==> flow/design.v <==
module Fifo_Datapath (
    input  logic        clk,
    input  logic        rst,
    input  logic        wc_en,       
    input  logic        rc_en,       
    input  logic [31:0] Data_in,
    output logic [31:0] Data_out,
    output logic        full,
    output logic        fifo_empty
);
    logic [3:0] w_addr;
    logic [3:0] r_addr;
    logic [31:0] Memory [15:0];
    logic [4:0] count;  
    always_ff @(posedge clk or posedge rst) begin
        if (rst)
            w_addr <= 0;
        else if (wc_en && !full)
            w_addr <= w_addr + 1;
    end
    always_ff @(posedge clk or posedge rst) begin
        if (rst) 
            r_addr <= 0;
        else if (rc_en && !fifo_empty)
            r_addr <= r_addr + 1;
    end
    always_ff @(posedge clk) begin
        if (wc_en && !full)
            Memory[w_addr] <= Data_in;
    end
    always_comb begin
        Data_out = (rst || fifo_empty)? 0: Memory[r_addr];
    end
    always_ff @(posedge clk or posedge rst) begin
        if (rst)
            count <= 0;
        else begin
            case ({wc_en && !full, rc_en && !fifo_empty})
                2'b10: count <= count + 1;  
                2'b01: count <= count - 1;  
                default: count <= count;    
            endcase
        end
    end
    assign full       = (count == 15);
    assign fifo_empty = (count == 0);
endmodule
module channel_ctrl(
    input  logic       clk,
    input  logic       rst,
    input  logic       channel_en,
    input  logic       readyIn,
    input  logic       fifo_full,
    input  logic       fifo_empty,
    input  logic       bsz,
    input  logic       tslb,
    input  logic       tsz,
    input  logic [1:0] M_HResp,
    output logic       irq,
    output logic [1:0] HTrans,
    output logic       write,
    output logic       b_sel, d_sel, t_sel, s_sel, h_sel,
    output logic       d_en, s_en, ts_en, burst_en, count_en, sz_en,
    output logic       rd_en, wr_en,
    output logic       trigger
);
    typedef enum logic [2:0] {
        DISABLED      = 3'b000,
        ENABLED       = 3'b001,
        READ_WAIT     = 3'b010,
        HOLD_READ     = 3'b011,
        WRITE_WAIT    = 3'b100,
        HOLD_WRITE    = 3'b101
    } state_t;
    localparam IDLE     = 2'b00;
    localparam BUSY     = 2'b01;
    localparam NON_SEQ  = 2'b10;
    localparam SEQ      = 2'b11;
    state_t current_state, next_state;
    always_ff @(posedge clk or posedge rst) begin
        if (rst)
            current_state <= DISABLED;
        else
            current_state <= next_state;
    end
    always_comb begin
        case (current_state)
            DISABLED: begin
                next_state = (channel_en) ? ENABLED : DISABLED;
            end
            ENABLED: begin
                next_state = tsz ? DISABLED : READ_WAIT;
            end
            READ_WAIT: begin
                if (!readyIn)
                    next_state = READ_WAIT;
                else if (!channel_en && readyIn) 
                    next_state = HOLD_READ;
                else if (channel_en && readyIn && !bsz && !M_HResp)
                    next_state = READ_WAIT;
                else if (channel_en && readyIn && bsz && (M_HResp == 0))
                    next_state = WRITE_WAIT;
                else
                    next_state = READ_WAIT;
            end
            HOLD_READ: begin
                if (channel_en && bsz) begin
                    next_state = WRITE_WAIT;
                end else if (channel_en && !bsz) begin
                    next_state = READ_WAIT;
                end else begin
                    next_state = HOLD_READ;
                end
            end
            WRITE_WAIT: begin
                if (!readyIn)
                    next_state = WRITE_WAIT;
                else if (channel_en && tsz && bsz)
                    next_state = DISABLED;
                else if (!channel_en && readyIn)
                    next_state = HOLD_WRITE; 
                else if (channel_en && readyIn && !bsz && (M_HResp == 0))
                    next_state = WRITE_WAIT; 
                else if (channel_en && readyIn && bsz && (M_HResp == 0))
                    next_state = READ_WAIT;
                else
                    next_state = WRITE_WAIT;
            end
            HOLD_WRITE: begin
                if (channel_en && !bsz) begin
                    next_state = WRITE_WAIT;
                end else if (channel_en && bsz) begin
                    if (tsz)
                        next_state = DISABLED;
                    else 
                        next_state = READ_WAIT;
                end else begin
                    next_state = HOLD_WRITE;
                end
            end
            default: next_state = current_state;
        endcase
    end
    always_comb begin
        irq       = 0;
        b_sel     = 0;
        d_sel     = 0;
        t_sel     = 0;
        s_sel     = 0;
        h_sel     = 0;
        d_en      = 0;
        s_en      = 0;
        ts_en     = 0;
        burst_en  = 0;
        count_en  = 0;
        sz_en     = 0;
        rd_en     = 0;
        wr_en     = 0;
        trigger   = 0;
        write     = 0;
        HTrans    = IDLE;
        case (current_state)
            DISABLED: begin
                if (channel_en) begin
                    t_sel     = 1;
                    d_sel     = 1;
                    s_sel     = 1;
                    burst_en  = 1;
                    s_en      = 1;
                    d_en      = 1;
                    sz_en     = 1;
                    ts_en     = 1;
                    HTrans    = IDLE;
                end
            end
            ENABLED: begin
                if (tsz) begin
                    irq = 1;
                end else if (channel_en) begin
                    write = 0;
                    count_en  = 1;
                    s_en = 1;
                    HTrans    = NON_SEQ;
                end
            end
            READ_WAIT: begin
                if (!readyIn && bsz) begin
                    write     = 0;
                    HTrans    = BUSY;
                    h_sel = 1;
                end else if (!readyIn && !bsz) begin
                    write = 0;
                    HTrans = BUSY;
                end else if (!channel_en && readyIn) begin
                    wr_en = 1;
                    HTrans = IDLE;
                end else if (channel_en && readyIn && (M_HResp == 0) && !bsz)  begin
                    write     = 0;
                    wr_en     = 1;
                    count_en  = 1;
                    s_en      = 1;
                    HTrans    = SEQ;
                end else if (channel_en && bsz && (M_HResp == 0) && readyIn)  begin
                    wr_en = 1;
                    ts_en = 1;
                    count_en = 1;
                    write    = 1;
                    h_sel    = 1;
                    d_en     = 1;
                    HTrans    = NON_SEQ;
                end
            end
            HOLD_READ: begin
                if (channel_en && !bsz) begin
                    count_en = 1;
                    s_en     = 1;
                    HTrans   = SEQ;
                end else if (channel_en && bsz) begin
                    ts_en = 1;
                    write = 1;
                    h_sel = 1;
                    d_en = 1;
                    count_en = 1;
                    HTrans = NON_SEQ;
                end else
                    HTrans = IDLE;
            end
            WRITE_WAIT: begin
                if (!readyIn && bsz) begin
                    write     = 1;
                    HTrans    = BUSY;
                    h_sel = 0;
                    trigger = 1;
                end else if (!readyIn && !bsz) begin
                    h_sel = 1;
                    trigger = 1;
                    HTrans = BUSY;
                    write = 1;
                end else if (!channel_en && readyIn) begin
                    rd_en = 1;
                    trigger = 1;
                    HTrans = IDLE;
                end else if (channel_en && tsz && bsz) begin
                    irq = 1;
                    rd_en = 1;
                    trigger = 1;
                    HTrans = IDLE;
                end else if (channel_en && readyIn && (M_HResp == 0) && !bsz) begin
                    h_sel = 1;
                    write = 1;
                    trigger = 1;
                    rd_en = 1;
                    d_en      =  1;
                    count_en  = 1;
                    HTrans    = SEQ;
                end
                else if (channel_en && readyIn && (M_HResp == 0) && !tslb && bsz) begin
                    h_sel = 0;
                    write = 0;
                    count_en  = 1;
                    s_en = 1;
                    trigger = 1;
                    rd_en = 1;
                    HTrans    = NON_SEQ;
                end else if (channel_en && readyIn && (M_HResp == 0) && tslb && bsz) begin
                    burst_en = 1;
                    b_sel = 1;
                    write = 0;
                    count_en  = 1;
                    s_en = 1;
                    h_sel = 0;
                    trigger = 1;
                    rd_en = 1;
                    HTrans    = NON_SEQ;
                end
            end
            HOLD_WRITE: begin
                if (channel_en && !bsz) begin
                    h_sel = 1;
                    write = 1;
                    d_en = 1;
                    count_en = 1;
                    HTrans = SEQ;
                end else if (channel_en && bsz) begin
                    if (tsz) begin
                        irq = 1;
                        HTrans = IDLE;
                    end else if (tslb) begin
                        burst_en = 1;
                        b_sel   = 1;
                        count_en = 1;
                        s_en = 1;
                        HTrans = NON_SEQ;
                    end else if (!tslb) begin
                        count_en = 1;
                        s_en = 1;
                        HTrans = NON_SEQ;
                    end
            end
        end
        endcase
    end
endmodule
module Dmac_Channel_Datapath (
    input  logic        clk,
    input  logic        rst,
    input  logic        s_sel,
    input  logic        d_sel,
    input  logic        b_sel,
    input  logic        t_sel,
    input  logic        s_en,
    input  logic        d_en,
    input  logic        ts_en,
    input  logic        sz_en,
    input  logic        burst_en,
    input  logic        count_en,
    input  logic        h_sel,
    input  logic        wr_en,
    input  logic        rd_en,
    input  logic        trigger,
    input  logic [31:0] S_Address,
    input  logic [31:0] D_Address,
    input  logic [31:0] T_Size,
    input  logic [31:0] B_Size,
    input  logic [31:0] R_Data,
    input  logic [1:0]  HSize,
    output logic        bs0,
    output logic        tslb,
    output logic        ts0,
    output logic        fifo_full,
    output logic        fifo_empty,
    output logic [31:0] MAddress,
    output logic [31:0] MWData,
    output logic [3:0]  MWStrb
);
    logic [31:0] Src_Addr, Dst_Addr, Transfer_Size, Burst_Size;
    logic [31:0] Incr_Src_Addr;
    logic [31:0] Incr_Dst_Addr;
    logic [31:0] Dec_Transfer_Size;
    always_comb begin
        Incr_Src_Addr      = Src_Addr + 32'd4;
        Incr_Dst_Addr      = Dst_Addr + 32'd4;
        Dec_Transfer_Size  = Transfer_Size - Burst_Size;
    end
    always_ff @(posedge clk or posedge rst) begin
        if (rst) begin
            Src_Addr <= 32'b0;
        end
        else if (s_en)
            Src_Addr <= s_sel ? S_Address : Incr_Src_Addr;
    end
    always_ff @(posedge clk or posedge rst) begin
        if (rst) begin
            Dst_Addr <= 32'b0;
        end
        else if (d_en)
            Dst_Addr <= d_sel ? D_Address : Incr_Dst_Addr;
    end
    always_ff @(posedge clk or posedge rst) begin
        if (rst) begin
            Transfer_Size <= 32'b0;
        end
        else if (ts_en)
            Transfer_Size <= t_sel ? T_Size : Dec_Transfer_Size;
    end
    always_ff @(posedge clk or posedge rst) begin
        if (rst) begin
            Burst_Size <= 32'b0;
        end
        else if (burst_en)
            Burst_Size <= (B_Size == 0)? 1: (b_sel ? 1 : B_Size);
    end
    assign tslb = (Transfer_Size < B_Size);
    logic [31:0] Decrement_Counter;
    logic [31:0] Decremented_Value;
    always_comb begin
        Decremented_Value = Decrement_Counter - 1;
    end
    always_ff @(posedge clk or posedge rst) begin
        if (rst)
            Decrement_Counter <= 32'b0;
        else if (count_en)
            Decrement_Counter <= (Decrement_Counter == 0) ? ((tslb) ? 0: Burst_Size-1)  : Decremented_Value;
    end
    assign MAddress = h_sel ? (Dst_Addr) : (Src_Addr);
    logic [31:0] fifo_out;
    Fifo_Datapath fifo_inst (
        .clk        (clk),
        .rst        (rst),
        .wc_en      (wr_en),
        .rc_en      (rd_en),
        .Data_in    (R_Data),
        .Data_out   (fifo_out),
        .full       (fifo_full),
        .fifo_empty (fifo_empty)
    );
    logic [1:0] HSize_Reg;
    always_ff @(posedge clk or posedge rst) begin
        if (rst) begin
            HSize_Reg <= 0;
        end
        else if (sz_en) begin
            HSize_Reg <= HSize;
        end
    end
    always_comb begin
        if (trigger) begin
            MWData = fifo_out;  
            case (HSize)
                2'b00: begin   
                    case (Src_Addr[1:0])
                        2'b00: MWStrb = 4'b0001;
                        2'b01: MWStrb = 4'b0010;
                        2'b10: MWStrb = 4'b0100;
                        2'b11: MWStrb = 4'b1000;
                        default: MWStrb = 4'b0000;
                    endcase
                end
                2'b01: begin   
                    case (Src_Addr[1:0])
                        2'b00: MWStrb = 4'b0011;  
                        2'b10: MWStrb = 4'b1100;
                        default: MWStrb = 4'b0000;
                    endcase
                end
                2'b10: MWStrb = 4'b1111;   
                default: MWStrb = 4'b0000;
            endcase
        end else begin
            MWData  = 32'b0;
            MWStrb  = 4'b0000;
        end
    end
    assign bs0 = (Decrement_Counter == 0);
    assign ts0 = (Transfer_Size == 0);
endmodule
module Dmac_Channel (
    input  logic        clk,
    input  logic        rst,
    input  logic        channel_en,
    input  logic        readyIn,
    input  logic [1:0]  M_HResp,
    input  logic [31:0] S_Address,
    input  logic [31:0] D_Address,
    input  logic [31:0] T_Size,
    input  logic [31:0] B_Size,
    input  logic [31:0] R_Data,
    input  logic [1:0]  HSize,
    output logic        irq,
    output logic        write,
    output logic [1:0]  HTrans,
    output logic [31:0] MAddress,
    output logic [31:0] MWData,
    output logic  [3:0] MWStrb
);
    logic s_sel, d_sel, b_sel, t_sel;
    logic s_en, d_en, ts_en, burst_en, count_en, sz_en;
    logic h_sel, rd_en, wr_en;
    logic fifo_full, fifo_empty;
    logic trigger;
    logic bs0, tslb, ts0;
    Dmac_Channel_Datapath datapath_inst (
        .clk         (clk),
        .rst         (rst),
        .s_sel       (s_sel),
        .d_sel       (d_sel),
        .b_sel       (b_sel),
        .t_sel       (t_sel),
        .s_en        (s_en),
        .d_en        (d_en),
        .ts_en       (ts_en),
        .sz_en       (sz_en),
        .burst_en    (burst_en),
        .count_en    (count_en),
        .h_sel       (h_sel),
        .wr_en       (wr_en),
        .rd_en       (rd_en),
        .trigger     (trigger),
        .S_Address   (S_Address),
        .D_Address   (D_Address),
        .T_Size      (T_Size),
        .B_Size      (B_Size),
        .R_Data      (R_Data),
        .HSize       (HSize),
        .bs0         (bs0),
        .tslb        (tslb),
        .ts0         (ts0),
        .fifo_full   (fifo_full),
        .fifo_empty  (fifo_empty),
        .MAddress    (MAddress),
        .MWData      (MWData),
        .MWStrb      (MWStrb)
    );
    channel_ctrl controller_inst (
        .clk         (clk),
        .rst         (rst),
        .channel_en  (channel_en),
        .readyIn     (readyIn),
        .fifo_full   (fifo_full),
        .fifo_empty  (fifo_empty),
        .bsz         (bs0),
        .tslb        (tslb),
        .tsz         (ts0),
        .M_HResp     (M_HResp),
        .irq         (irq),
        .HTrans      (HTrans),
        .write       (write),
        .b_sel       (b_sel),
        .d_sel       (d_sel),
        .t_sel       (t_sel),
        .s_sel       (s_sel),
        .h_sel       (h_sel),
        .d_en        (d_en),
        .s_en        (s_en),
        .ts_en       (ts_en),
        .sz_en       (sz_en),
        .burst_en    (burst_en),
        .count_en    (count_en),
        .rd_en       (rd_en),
        .wr_en       (wr_en),
        .trigger     (trigger)
    );
endmodule
module Dmac_Main_Ctrl(
    input  logic clk,
    input  logic rst,
    input  logic [1:0] DmacReq,
    input  logic con_new_sel,
    input  logic irq,
    input  logic Bus_Grant,
    input  logic C_config,
    output logic con_sel,
    output logic Bus_Req,
    output logic HReadyOut,
    output logic [1:0] S_HResp,
    output logic Interrupt,
    output logic con_en,
    output logic Channel_en_1, Channel_en_2,
    output logic hold,
    output logic [1:0] ReqAck
);
    typedef enum logic [1:0] {
        IDLE     = 2'b00,
        MSB_REQ  = 2'b01,
        LSB_REQ  = 2'b10,
        WAIT     = 2'b11
    } state_t;
    state_t current_state, next_state;
    always_ff @(posedge clk or posedge rst) begin
        if (rst)
            current_state <= IDLE;
        else
            current_state <= next_state;
    end
    always_comb begin
        hold         = 0;
        Bus_Req      = 0;
        Interrupt    = 0;
        con_en       = 0;
        con_sel      = 0;
        HReadyOut    = 0;
        ReqAck       = 2'b00;
        S_HResp      = 2'b00;
        next_state   = current_state;   
        case (current_state)
            IDLE: begin
                if (DmacReq[1] == 1'b1) begin
                    hold     = 1;
                    Bus_Req  = 1;
                    next_state = MSB_REQ;
                end else if (DmacReq == 2'b01) begin
                    hold     = 1;
                    Bus_Req  = 1;
                    next_state = LSB_REQ;
                end
            end
            MSB_REQ: begin
                if (!irq && ({C_config, Bus_Grant} == 2'b11)) begin
                    con_en       = 0;
                    con_sel      = 0;
                    ReqAck       = 2'b10;
                    next_state   = WAIT;
                end else if (irq && ({C_config, Bus_Grant} == 2'b11)) begin
                    Interrupt  = 1;
                    con_sel = 1;
                    next_state = IDLE;
                end else
                    Bus_Req = 1;
            end
            LSB_REQ: begin
                if (!irq && ({C_config, Bus_Grant} == 2'b11)) begin
                    con_en       = 1;
                    con_sel      = 1;
                    ReqAck       = 2'b01;
                    next_state   = WAIT;
                end else if (irq && ({C_config, Bus_Grant} == 2'b11)) begin
                    Interrupt  = 1;
                    con_sel = 1;
                    next_state = IDLE;
                end else
                    Bus_Req = 1;
            end
            WAIT: begin
                if (({Bus_Grant, con_new_sel} == 2'b00)) begin
                    next_state = MSB_REQ;
                    Bus_Req    = 1;
                end else if (({Bus_Grant, con_new_sel} == 2'b01)) begin
                    next_state = LSB_REQ;
                    Bus_Req    = 1;
                    con_sel    = 1;
                end else
                 if (!irq && !con_new_sel) begin
                    con_sel    = 0;
                    con_en     = 1;
                    next_state = WAIT;
                end else if (!irq && con_new_sel) begin
                    con_sel    = 1;
                    con_en     = 1;
                    next_state = WAIT;
                end else if (irq && ({Bus_Grant, con_new_sel} == 2'b10)) begin
                    Interrupt  = 1;
                    con_sel = con_new_sel;
                    next_state = IDLE;
                end else if (irq && ({Bus_Grant, con_new_sel} == 2'b11)) begin
                    Interrupt  = 1;
                    con_sel = con_new_sel;
                    next_state = IDLE;
                end
            end
        endcase
    end
    always_comb begin
        Channel_en_1 = 0;
        Channel_en_2 = 0;
        case (current_state)
            MSB_REQ: Channel_en_1 = C_config && Bus_Grant;
            LSB_REQ: Channel_en_2 = C_config && Bus_Grant;
            WAIT: begin
                Channel_en_1 = Bus_Grant && !con_new_sel;
                Channel_en_2 = Bus_Grant && con_new_sel;
            end
            default: ;
        endcase
    end
endmodule
module Dmac_Main_Datapath(
    input logic clk,
    input logic rst,
    input logic write,
    input logic HSel,
    input logic [1:0] STrans,  
    input logic channel_en_1,
    input logic channel_en_2,
    input logic [31:0] HWData,
    input logic [31:0] HAddr,
    input logic [31:0] MRData,
    input logic HReady,
    input logic [1:0] M_HResp,
    input logic con_en,
    input logic con_sel,
    output logic C_config,
    output logic irq,
    output logic con_new_sel,
    output logic [31:0] MAddress,
    output logic [31:0] MWData,
    output logic [3:0] MBurst_Size,
    output logic MWrite,
    output logic [3:0] MWStrb,
    output logic [1:0] MTrans
);
logic dmac_selected;
logic [3:0] decoded_address;
logic [31:0] Size_Reg, SAddr_Reg, DAddr_Reg, Ctrl_Reg;
logic [31:0] latched_address;
logic latched_write, latched_sel;
logic [1:0] latched_STrans;
assign  dmac_selected = latched_write && latched_STrans[1] && latched_sel;
assign decoded_address = latched_address[5:2];
assign C_config = Ctrl_Reg[16];
always_ff @( posedge clk ) begin
    if (rst) begin
        latched_address <= 32'b0;
        latched_write <= 0;
        latched_STrans <= 2'b0;
        latched_sel <= 0;
    end else begin
        latched_address <= HAddr;
        latched_STrans <= STrans;
        latched_sel <= HSel;
        latched_write <= write;
    end
end
always_ff @(posedge clk or posedge rst) begin
    if (rst) begin
        Size_Reg <= 32'b0;
        SAddr_Reg <= 32'b0;
        DAddr_Reg <= 32'b0;
        Ctrl_Reg <= 32'b0;
    end
    else if (irq)
        Ctrl_Reg <= 32'b0;
    else if (dmac_selected) begin
        case (decoded_address)
            4'b0000: Size_Reg <=  HWData;
            4'b0001: SAddr_Reg <= HWData;
            4'b0010: DAddr_Reg <= HWData;
            4'b0011: Ctrl_Reg <=  HWData;
            default: ;
        endcase
    end
end
logic irq_1;
logic write_1;
logic [1:0]  MTrans_1;
logic [31:0] MAddress_1;
logic [31:0] MWData_1;
logic [3:0] MWStrb_1;
Dmac_Channel channel_1 (
    .clk(clk),
    .rst(rst),
    .channel_en(channel_en_1),
    .readyIn(HReady),
    .M_HResp(M_HResp),
    .S_Address(SAddr_Reg),
    .D_Address(DAddr_Reg),
    .T_Size(Size_Reg),
    .B_Size({{28{1'b0}}, {Ctrl_Reg[3:0]}}),
    .R_Data(MRData),
    .HSize(Ctrl_Reg[5:4]),
    .irq(irq_1),
    .write(write_1),
    .HTrans(MTrans_1),
    .MAddress(MAddress_1),
    .MWData(MWData_1),
    .MWStrb(MWStrb_1)
);
logic irq_2;
logic write_2;
logic [1:0]  MTrans_2;
logic [31:0] MAddress_2;
logic [31:0] MWData_2;
logic [3:0] MWStrb_2;
Dmac_Channel channel_2 (
    .clk(clk),
    .rst(rst),
    .channel_en(channel_en_2),
    .readyIn(HReady),
    .M_HResp(M_HResp),
    .S_Address(SAddr_Reg),
    .D_Address(DAddr_Reg),
    .T_Size(Size_Reg),
    .B_Size({{28{1'b0}}, {Ctrl_Reg[3:0]}}) ,
    .R_Data(MRData),
    .HSize(Ctrl_Reg[5:4]),
    .irq(irq_2),
    .write(write_2),
    .HTrans(MTrans_2),
    .MAddress(MAddress_2),
    .MWData(MWData_2),
    .MWStrb(MWStrb_2)
);
assign MAddress = con_sel? MAddress_2 : MAddress_1;
assign MWData = con_sel? MWData_2 : MWData_1;
assign MTrans = con_sel? MTrans_2 : MTrans_1;
assign MBurst_Size = Ctrl_Reg[3:0];
assign MWrite = con_sel? write_2 : write_1;
assign irq = irq_1 || irq_2; 
assign MWStrb = con_sel? MWStrb_2 : MWStrb_1;
always_ff @(posedge clk or posedge rst) begin
    if (rst) begin
        con_new_sel <= 0;
    end
    else if (con_en) begin
        con_new_sel <= con_sel;
    end
end
endmodule
module Dmac_Top (
    input  logic        clk,
    input  logic        rst,
    input  logic        write,
    input  logic        HSel,
    input  logic [1:0]  STrans,
    input  logic [31:0] HWData,
    input  logic [31:0] HAddr,
    input  logic [31:0] MRData,
    input  logic        HReady,
    input  logic [1:0]  M_HResp,
    output logic HReadyOut,
    output logic [1:0] S_HResp,
    input  logic [1:0]  DmacReq,      
    input  logic        Bus_Grant,   
    output logic [31:0] MAddress,
    output logic [31:0] MWData,
    output logic [3:0]  MBurst_Size,
    output logic        MWrite,
    output logic [1:0]  MTrans,
    output logic [3:0]  MWStrb,
    output logic        Bus_Req,
    output logic        Interrupt,
    output logic [1:0]  ReqAck
);
    logic con_sel, con_en, irq, con_new_sel, C_config;
    logic hold;
    logic channel_en_1, channel_en_2;
    Dmac_Main_Datapath datapath_inst (
        .clk            (clk),
        .rst            (rst),
        .write          (write),
        .HSel           (HSel),
        .STrans         (STrans),
        .channel_en_1   (channel_en_1),
        .channel_en_2   (channel_en_2),
        .HWData         (HWData),
        .HAddr          (HAddr),
        .MRData         (MRData),
        .HReady         (HReady),
        .M_HResp          (M_HResp),
        .con_en         (con_en),
        .con_sel        (con_sel),
        .C_config       (C_config),
        .irq            (irq),
        .con_new_sel    (con_new_sel),
        .MAddress       (MAddress),
        .MWData         (MWData),
        .MBurst_Size    (MBurst_Size),
        .MWrite         (MWrite),
        .MTrans         (MTrans),
        .MWStrb         (MWStrb)
    );
    Dmac_Main_Ctrl controller_inst (
        .clk            (clk),
        .rst            (rst),
        .DmacReq        (DmacReq),
        .con_new_sel    (con_new_sel),
        .irq            (irq),
        .Bus_Grant      (Bus_Grant),
        .C_config       (C_config),
        .con_sel        (con_sel),
        .HReadyOut      (HReadyOut),
        .S_HResp          (S_HResp),
        .Bus_Req        (Bus_Req),
        .Interrupt      (Interrupt),
        .con_en         (con_en),
        .Channel_en_1   (channel_en_1),
        .Channel_en_2   (channel_en_2),
        .hold           (hold),
        .ReqAck         (ReqAck)
    );
endmodule
Tool chain data of Dmac_Top --
Tool output for the design above, in the order of the flow. Line numbers count from 1 in the design file above. The mark -- stands for no value.
Design: top module Dmac_Top, clock input clk, standard-cell library sky130hd, corner tt_025C_1v80

Word-level counts --
Source: Yosys, flattened and elaborated, memories not mapped. Widths are those after wreduce. Registers that Yosys merges into a memory's read port (data or address) are not register bits. Print and check cells do not count. Yosys's memory passes give these memory sizes; they may raise the number of words (mostly to a power of two), join words into wider ones and drop unused or constant bits.
Bit counts: memories 2, output and inout bits 82, elaborated cells 516, register bits after elaboration 478, input bits 108, bits in writable memories 1024
Cells by class: bitwise operators 1, equal/unequal tests 38, magnitude comparators 2, muxes and demuxes 326, reductions and logical operators 101, $add $sub $neg 18
Memories:
- datapath_inst.channel_1.datapath_inst.fifo_inst.Memory | depth 16, width 32, read ports 1, wr ports 1, line 13 | logic [31:0] Memory [15:0];
- datapath_inst.channel_2.datapath_inst.fifo_inst.Memory | depth 16, width 32, read ports 1, wr ports 1, line 13
Operators by type and width (number):
- two-way mux 32 bit | 22
- two-way mux 1 bit | 180
- zero test 32 bit | 5
- subtractor 32 x 1 -> 32 bit (second input constant) | 4
- adder 32 x 3 -> 32 bit (second input constant) | 4
- two-way mux 2 bit | 52
- two-way mux 3 bit | 24
- subtractor 32 bit | 2
- < comparator 32 x 4 -> 1 bit | 2
- logical AND 1 bit | 55
- two-way mux 17 bit | 3
- parallel mux 3 bit (select 6 bit) | 2
- parallel mux 4 bit (select 4 bit) | 2
- two-way mux 4 bit | 7
- parallel mux 1 bit (select 3 bit) | 9
- equality test 2 bit (second input constant) | 12
- parallel mux 4 bit (select 3 bit) | 2
- parallel mux 5 bit (select 2 bit) | 2
- parallel mux 2 bit (select 5 bit) | 2
- parallel mux 1 bit (select 5 bit) | 4
- parallel mux 1 bit (select 4 bit) | 5
- equality test 2 x 1 -> 1 bit (second input constant) | 8
- adder 4 x 1 -> 4 bit (second input constant) | 4
- parallel mux 4 bit (select 2 bit) | 2
- zero test 1 bit | 13
- zero test 2 bit | 6
- equality test 3 x 2 -> 1 bit (second input constant) | 4
- equality test 3 bit (second input constant) | 4
Other operator kinds: 22; their cells: 45.

Logic depth --
Yosys ltp: most cells in a row. Word level: on the elaborated netlist, between registers, memories and ports. Mapped: between sequential cells and ports; inverters and the memories' decode and read muxes count.
Logic depth: depth in word-level cells 20, ABC_AREA 0, mapped depth 16, gate-level depth less buffers 16

Mapped cells and area --
Yosys stat after the flow's synthesis: flattened, memories mapped to cells. It holds for the ABC_AREA given above (unset counts as 0); a run with the other value may have another netlist.
Synthesis totals: buffers 257, mapped cells 4300, chip area (Yosys) 0.0628052 mm^2, sequential part of the area 0.0411532 mm^2, flip-flop cells 1441
Cell types:
- sky130_fd_sc_hd__edfxtp_1 | number 1024, area in all 3.07E+04 um^2
- sky130_fd_sc_hd__dfrtp_1 | number 407, area in all 1.02E+04 um^2
- sky130_fd_sc_hd__mux4_2 | number 224, area in all 5.04E+03 um^2
- sky130_fd_sc_hd__mux2i_1 | number 203, area in all 2.03E+03 um^2
- sky130_fd_sc_hd__o21ai_0 | number 345, area in all 1.73E+03 um^2
- sky130_fd_sc_hd__mux2_2 | number 132, area in all 1.49E+03 um^2
- sky130_fd_sc_hd__nand2_1 | number 315, area in all 1.18E+03 um^2
- sky130_fd_sc_hd__a21oi_1 | number 205, area in all 1.03E+03 um^2
- sky130_fd_sc_hd__xor2_1 | number 81, area in all 709.43 um^2
- sky130_fd_sc_hd__nor2_1 | number 159, area in all 596.822 um^2
- sky130_fd_sc_hd__clkbuf_1 | number 157, area in all 589.315 um^2
- sky130_fd_sc_hd__ha_1 | number 42, area in all 525.504 um^2
- sky130_fd_sc_hd__xnor2_1 | number 57, area in all 499.229 um^2
- sky130_fd_sc_hd__nand3_1 | number 89, area in all 445.427 um^2
- sky130_fd_sc_hd__nor3_1 | number 78, area in all 390.374 um^2
- sky130_fd_sc_hd__a221oi_1 | number 35, area in all 306.544 um^2
- sky130_fd_sc_hd__a211oi_1 | number 37, area in all 277.766 um^2
- sky130_fd_sc_hd__a31o_2 | number 31, area in all 271.51 um^2
Other cell types: 72; their cells: 679. The figures by module come from a second, unflattened synthesis with its own total; it is not the netlist above.
Unflattened totals: cell total of the unflattened synthesis 5273, area total of the unflattened synthesis 0.0710344 mm^2
Each row is one instance without its submodules.
By module:
- Fifo_Datapath | instances 2, cells 878, area 0.0202507 mm^2, sequential area 0.0157001 mm^2
- Dmac_Channel_Datapath | instances 2, cells 1491, area 0.0119815 mm^2, sequential area 0.0040038 mm^2
- Dmac_Main_Datapath | instances 1, cells 344, area 0.0050373 mm^2, sequential area 0.0027426 mm^2
- channel_ctrl | instances 2, cells 74, area 0.0006006 mm^2, sequential area 0.0001514 mm^2
- Dmac_Main_Ctrl | instances 1, cells 43, area 0.0003316 mm^2, sequential area 0.0001013 mm^2
- Dmac_Channel | instances 2, cells 0, area 0 mm^2, sequential area 0 mm^2
- Dmac_Top | instances 1, cells 0, area 0 mm^2, sequential area 0 mm^2

Timing after synthesis --
Source: OpenSTA report_checks on the synthesized netlist (no wires, ideal clock, input and output delay 20% of the period each), path of least setup slack; recovery checks are left aside. Register names are those of the netlist, which keeps one name where synthesis merged equal registers.
Timing post-synthesis: kind input -> output, start point in HReady, end point out MAddress[10], delay of the path 1890 ps, path buffers 3, data required time 8000 ps, clock period 10000 ps, stages 9, time at the first pin 2000 ps, external input delay 2000 ps, output delay 2000 ps, arrival 3890 ps, path slack 4110 ps, synthesis period reached 5890 ps
"delay of the path" = arrival - input delay + setup time. A path that ends at an output port has no setup time. "stages" counts driving pins, that of a launching flip-flop among them; a cell with two outputs on the path counts twice. "synthesis period reached" is the clock period less the worst setup slack; recovery checks do not enter. This is arithmetic on one report: input and output delays are still those of the set period (20% each). The rows between start and end are the longest chain of elaborated cells between them; the timing report does not say that the signal goes this way. Where chains are equally long, one stands for them. Each line given opens the expression or statement behind the cell; cells for indexed reads and writes are added by Yosys, which also makes memories of some case tables.
Between the ends, post-synthesis: cells stage by stage sky130_fd_sc_hd__clkbuf_1 -> sky130_fd_sc_hd__a21oi_1 -> sky130_fd_sc_hd__a211oi_1 -> sky130_fd_sc_hd__a31oi_1 -> sky130_fd_sc_hd__o22ai_2 -> sky130_fd_sc_hd__a41oi_1 -> sky130_fd_sc_hd__buf_2 -> sky130_fd_sc_hd__buf_1 -> sky130_fd_sc_hd__mux2i_1, length of the longest elaborated chain 15, elaborated cells on any way between the ends 66, classes of those cells mux (43); reduce/logical (23)
Ends and longest elaborated chain, post-synthesis:
- start, declared | line 787 | input  logic        HReady,
- logical AND 1 bit | line 239 | end else if (!channel_en && readyIn) begin
- two-way mux 1 bit | line 239
- two-way mux 1 bit | line 234 | end else if (!readyIn && !bsz) begin
- two-way mux 1 bit | line 229 | if (!readyIn && bsz) begin
- parallel mux 1 bit (select 3 bit) | line 162 | case (current_state)
- logical OR 1 bit | line 767 | assign irq = irq_1 || irq_2;
- logical AND 1 bit | line 624 | end else if (irq && ({Bus_Grant, con_new_sel} == 2'b11)) begin
- two-way mux 1 bit | line 624
- two-way mux 1 bit | line 620 | end else if (irq && ({Bus_Grant, con_new_sel} == 2'b10)) begin
- two-way mux 1 bit | line 616 | end else if (!irq && con_new_sel) begin
- two-way mux 1 bit | line 612 | if (!irq && !con_new_sel) begin
- two-way mux 1 bit | line 607 | end else if (({Bus_Grant, con_new_sel} == 2'b01)) begin
- two-way mux 1 bit | line 604 | if (({Bus_Grant, con_new_sel} == 2'b00)) begin
- parallel mux 1 bit (select 4 bit) | line 565 | case (current_state)
- two-way mux 32 bit | line 762 | assign MAddress = con_sel? MAddress_2 : MAddress_1;
- end, declared | line 793 | output logic [31:0] MAddress,

Timing after layout --
From the final timing report of record 1: the path of least setup slack in the routed layout; clock arrival at registers is part of the times. The report prints the path's times to 10 ps; the period is as set.
Timing after layout: kind input -> output, start point in Bus_Grant, end point out MAddress[31], arrival 6480 ps, stages 11, external input delay 2020 ps, time at the first pin 2020 ps, clock period 10100 ps, output delay 2020 ps, path slack 1600 ps, data required time 8080 ps, path buffers 5
The rows between start and end are the longest chain of elaborated cells between them; the timing report does not say that the signal goes this way. Where chains are equally long, one stands for them.
Between the ends, after layout: cells stage by stage sky130_fd_sc_hd__clkdlybuf4s50_1 -> sky130_fd_sc_hd__inv_1 -> sky130_fd_sc_hd__nor3_1 -> sky130_fd_sc_hd__a41oi_1 -> sky130_fd_sc_hd__o22ai_2 -> sky130_fd_sc_hd__a41oi_4 -> sky130_fd_sc_hd__buf_12 -> sky130_fd_sc_hd__buf_4 -> sky130_fd_sc_hd__buf_4 -> sky130_fd_sc_hd__mux2i_1 -> sky130_fd_sc_hd__clkdlybuf4s50_1, length of the longest elaborated chain 19, elaborated cells on any way between the ends 95, classes of those cells eq/ne (4); mux (57); reduce/logical (34)
Ends and longest elaborated chain, after layout:
- start, declared | line 792 | input  logic        Bus_Grant,
- logical AND 1 bit | line 639 | Channel_en_1 = Bus_Grant && !con_new_sel;
- parallel mux 1 bit (select 2 bit) | line 635 | case (current_state)
- logical AND 1 bit x2 | line 243 | end else if (channel_en && tsz && bsz) begin
- two-way mux 1 bit | line 243
- two-way mux 1 bit | line 239 | end else if (!channel_en && readyIn) begin
- two-way mux 1 bit | line 234 | end else if (!readyIn && !bsz) begin
- two-way mux 1 bit | line 229 | if (!readyIn && bsz) begin
- (+4 left out)
- two-way mux 1 bit | line 620 | end else if (irq && ({Bus_Grant, con_new_sel} == 2'b10)) begin
- two-way mux 1 bit | line 616 | end else if (!irq && con_new_sel) begin
- two-way mux 1 bit | line 612 | if (!irq && !con_new_sel) begin
- two-way mux 1 bit | line 607 | end else if (({Bus_Grant, con_new_sel} == 2'b01)) begin
- two-way mux 1 bit | line 604 | if (({Bus_Grant, con_new_sel} == 2'b00)) begin
- parallel mux 1 bit (select 4 bit) | line 565 | case (current_state)
- two-way mux 32 bit | line 762 | assign MAddress = con_sel? MAddress_2 : MAddress_1;
- end, declared | line 793 | output logic [31:0] MAddress,

Data sheet: physical implementation of Dmac_Top

Below are 4 stored runs of the flow (Yosys, OpenROAD; platform sky130hd) on Dmac_Top, each with its settings and what was measured, unordered. Constraints: input delay and output delay 20% of the set period each, output load 0.01 pF.
By "period achieved" is meant the clock period of the run minus its worst setup slack. This is arithmetic on one report: input and output delays are still those of the set period (20% each).
By "worst path time" is meant the share of the clock period that the worst setup path is allowed (20% is reserved at inputs, 20% at outputs), minus its slack. Clock arrival times at its registers enter into it.
"total design power" rests on the timing tool's default activity at the inputs, not on a simulated workload.
"worst path time" is known to 10 ps.

[record 1] flow files
==> flow/run.sh <==
#!/bin/bash
# the make line also repeats the synthesis and layout settings of config.mk as NAME=value (left out here)
make -C /OpenROAD-flow-scripts/flow DESIGN_CONFIG=/design/flow/config.mk WORK_HOME=/design/flow/orfs CLKGATE_MAP_FILE= finish
==> flow/config.mk <==
export PLATFORM = sky130hd
export DESIGN_NAME = Dmac_Top
export DESIGN_NICKNAME = Dmac_Top
export VERILOG_FILES = /design/flow/design.v
export SDC_FILE = /design/flow/constraint.sdc
export NUM_CORES = 4
export LEC_CHECK = 0
export CAP_MARGIN = 20
export CORE_MARGIN = 2
export CORE_UTILIZATION = 40
export PLACE_DENSITY = 0.6
export SLEW_MARGIN = 20
==> flow/constraint.sdc <==
create_clock -name core_clock -period 10.1 [get_ports {clk}]
set_input_delay 2.0200 -clock core_clock [delete_from_list [all_inputs] [get_ports {clk}]]
set_output_delay 2.0200 -clock core_clock [all_outputs]
set_load 0.01 [all_outputs]

[record 1] result: post-synthesis cell area 0.0628052 mm^2; total die area 0.1602 mm^2; standard-cell area of the final layout 0.0718739 mm^2; utilization 0.461; setup slack of the worst path 1600 ps; total negative setup slack 0 ps; smallest hold slack 481 ps; total design power 0.012534 W; period achieved 8500 ps; worst path time 4460 ps; kind of the worst setup path input -> output

[record 2] flow files
==> flow/run.sh <==
#!/bin/bash
# the make line also repeats the synthesis and layout settings of config.mk as NAME=value (left out here)
make -C /OpenROAD-flow-scripts/flow DESIGN_CONFIG=/design/flow/config.mk WORK_HOME=/design/flow/orfs CLKGATE_MAP_FILE= finish
==> flow/config.mk <==
export PLATFORM = sky130hd
export DESIGN_NAME = Dmac_Top
export DESIGN_NICKNAME = Dmac_Top
export VERILOG_FILES = /design/flow/design.v
export SDC_FILE = /design/flow/constraint.sdc
export NUM_CORES = 4
export LEC_CHECK = 0
export ABC_AREA = 0
export CAP_MARGIN = 0
export CORE_MARGIN = 2
export CORE_UTILIZATION = 34
export CTS_CLUSTER_DIAMETER = 245
export CTS_CLUSTER_SIZE = 58
export GPL_TIMING_DRIVEN = 1
export MAX_ROUTING_LAYER = met5
export PLACE_DENSITY_LB_ADDON = 0.2
export SLEW_MARGIN = 35
export TNS_END_PERCENT = 50
==> flow/constraint.sdc <==
create_clock -name core_clock -period 4.75 [get_ports {clk}]
set_input_delay 0.9500 -clock core_clock [delete_from_list [all_inputs] [get_ports {clk}]]
set_output_delay 0.9500 -clock core_clock [all_outputs]
set_load 0.01 [all_outputs]

[record 2] result: post-synthesis cell area 0.0628052 mm^2; total die area 0.188174 mm^2; standard-cell area of the final layout 0.0708229 mm^2; utilization 0.386; setup slack of the worst path -144 ps; total negative setup slack -2383 ps; smallest hold slack 495 ps; total design power 0.019662 W; period achieved 4894 ps; worst path time 3940 ps; kind of the worst setup path register -> output

[record 3] flow files
==> flow/run.sh <==
#!/bin/bash
# the make line also repeats the synthesis and layout settings of config.mk as NAME=value (left out here)
make -C /OpenROAD-flow-scripts/flow DESIGN_CONFIG=/design/flow/config.mk WORK_HOME=/design/flow/orfs CLKGATE_MAP_FILE= finish
==> flow/config.mk <==
export PLATFORM = sky130hd
export DESIGN_NAME = Dmac_Top
export DESIGN_NICKNAME = Dmac_Top
export VERILOG_FILES = /design/flow/design.v
export SDC_FILE = /design/flow/constraint.sdc
export NUM_CORES = 4
export LEC_CHECK = 0
export CAP_MARGIN = 25
export CELL_PAD_IN_SITES_DETAIL_PLACEMENT = 0
export CORE_ASPECT_RATIO = 0.66
export CORE_MARGIN = 2
export CORE_UTILIZATION = 60
export CTS_CLUSTER_DIAMETER = 183
export CTS_CLUSTER_SIZE = 97
export GPL_ROUTABILITY_DRIVEN = 0
export GPL_TIMING_DRIVEN = 0
export MAX_ROUTING_LAYER = met4
export PLACE_DENSITY_LB_ADDON = 0.26
export SETUP_SLACK_MARGIN = 1.59
export SLEW_MARGIN = 15
export TNS_END_PERCENT = 80
==> flow/constraint.sdc <==
create_clock -name core_clock -period 10.0 [get_ports {clk}]
set_input_delay 2.0000 -clock core_clock [delete_from_list [all_inputs] [get_ports {clk}]]
set_output_delay 2.0000 -clock core_clock [all_outputs]
set_load 0.01 [all_outputs]

[record 3] result: post-synthesis cell area 0.0628052 mm^2; total die area 0.107335 mm^2; standard-cell area of the final layout 0.0686934 mm^2; utilization 0.661; setup slack of the worst path 1578 ps; total negative setup slack 0 ps; smallest hold slack 512 ps; total design power 0.009013 W; period achieved 8422 ps; worst path time 4420 ps; kind of the worst setup path input -> output

[record 4] flow files
==> flow/run.sh <==
#!/bin/bash
# the make line also repeats the synthesis and layout settings of config.mk as NAME=value (left out here)
make -C /OpenROAD-flow-scripts/flow DESIGN_CONFIG=/design/flow/config.mk WORK_HOME=/design/flow/orfs CLKGATE_MAP_FILE= finish
==> flow/config.mk <==
export PLATFORM = sky130hd
export DESIGN_NAME = Dmac_Top
export DESIGN_NICKNAME = Dmac_Top
export VERILOG_FILES = /design/flow/design.v
export SDC_FILE = /design/flow/constraint.sdc
export NUM_CORES = 4
export LEC_CHECK = 0
export CAP_MARGIN = 20
export CELL_PAD_IN_SITES_DETAIL_PLACEMENT = 2
export CELL_PAD_IN_SITES_GLOBAL_PLACEMENT = 1
export CORE_ASPECT_RATIO = 1.93
export CORE_MARGIN = 3
export CORE_UTILIZATION = 18
export CTS_CLUSTER_DIAMETER = 203
export CTS_CLUSTER_SIZE = 37
export GPL_TIMING_DRIVEN = 0
export MAX_ROUTING_LAYER = met4
export MIN_ROUTING_LAYER = met2
export PLACE_DENSITY = 0.77
export SETUP_SLACK_MARGIN = 0.69
export SLEW_MARGIN = 20
export TNS_END_PERCENT = 5
==> flow/constraint.sdc <==
create_clock -name core_clock -period 10.7 [get_ports {clk}]
set_input_delay 2.1400 -clock core_clock [delete_from_list [all_inputs] [get_ports {clk}]]
set_output_delay 2.1400 -clock core_clock [all_outputs]
set_load 0.01 [all_outputs]

[record 4] result: post-synthesis cell area 0.0628052 mm^2; total die area 0.356428 mm^2; standard-cell area of the final layout 0.0728361 mm^2; utilization 0.21; setup slack of the worst path 1457 ps; total negative setup slack 0 ps; smallest hold slack 509 ps; total design power 0.009341 W; period achieved 9243 ps; worst path time 4960 ps; kind of the worst setup path input -> output
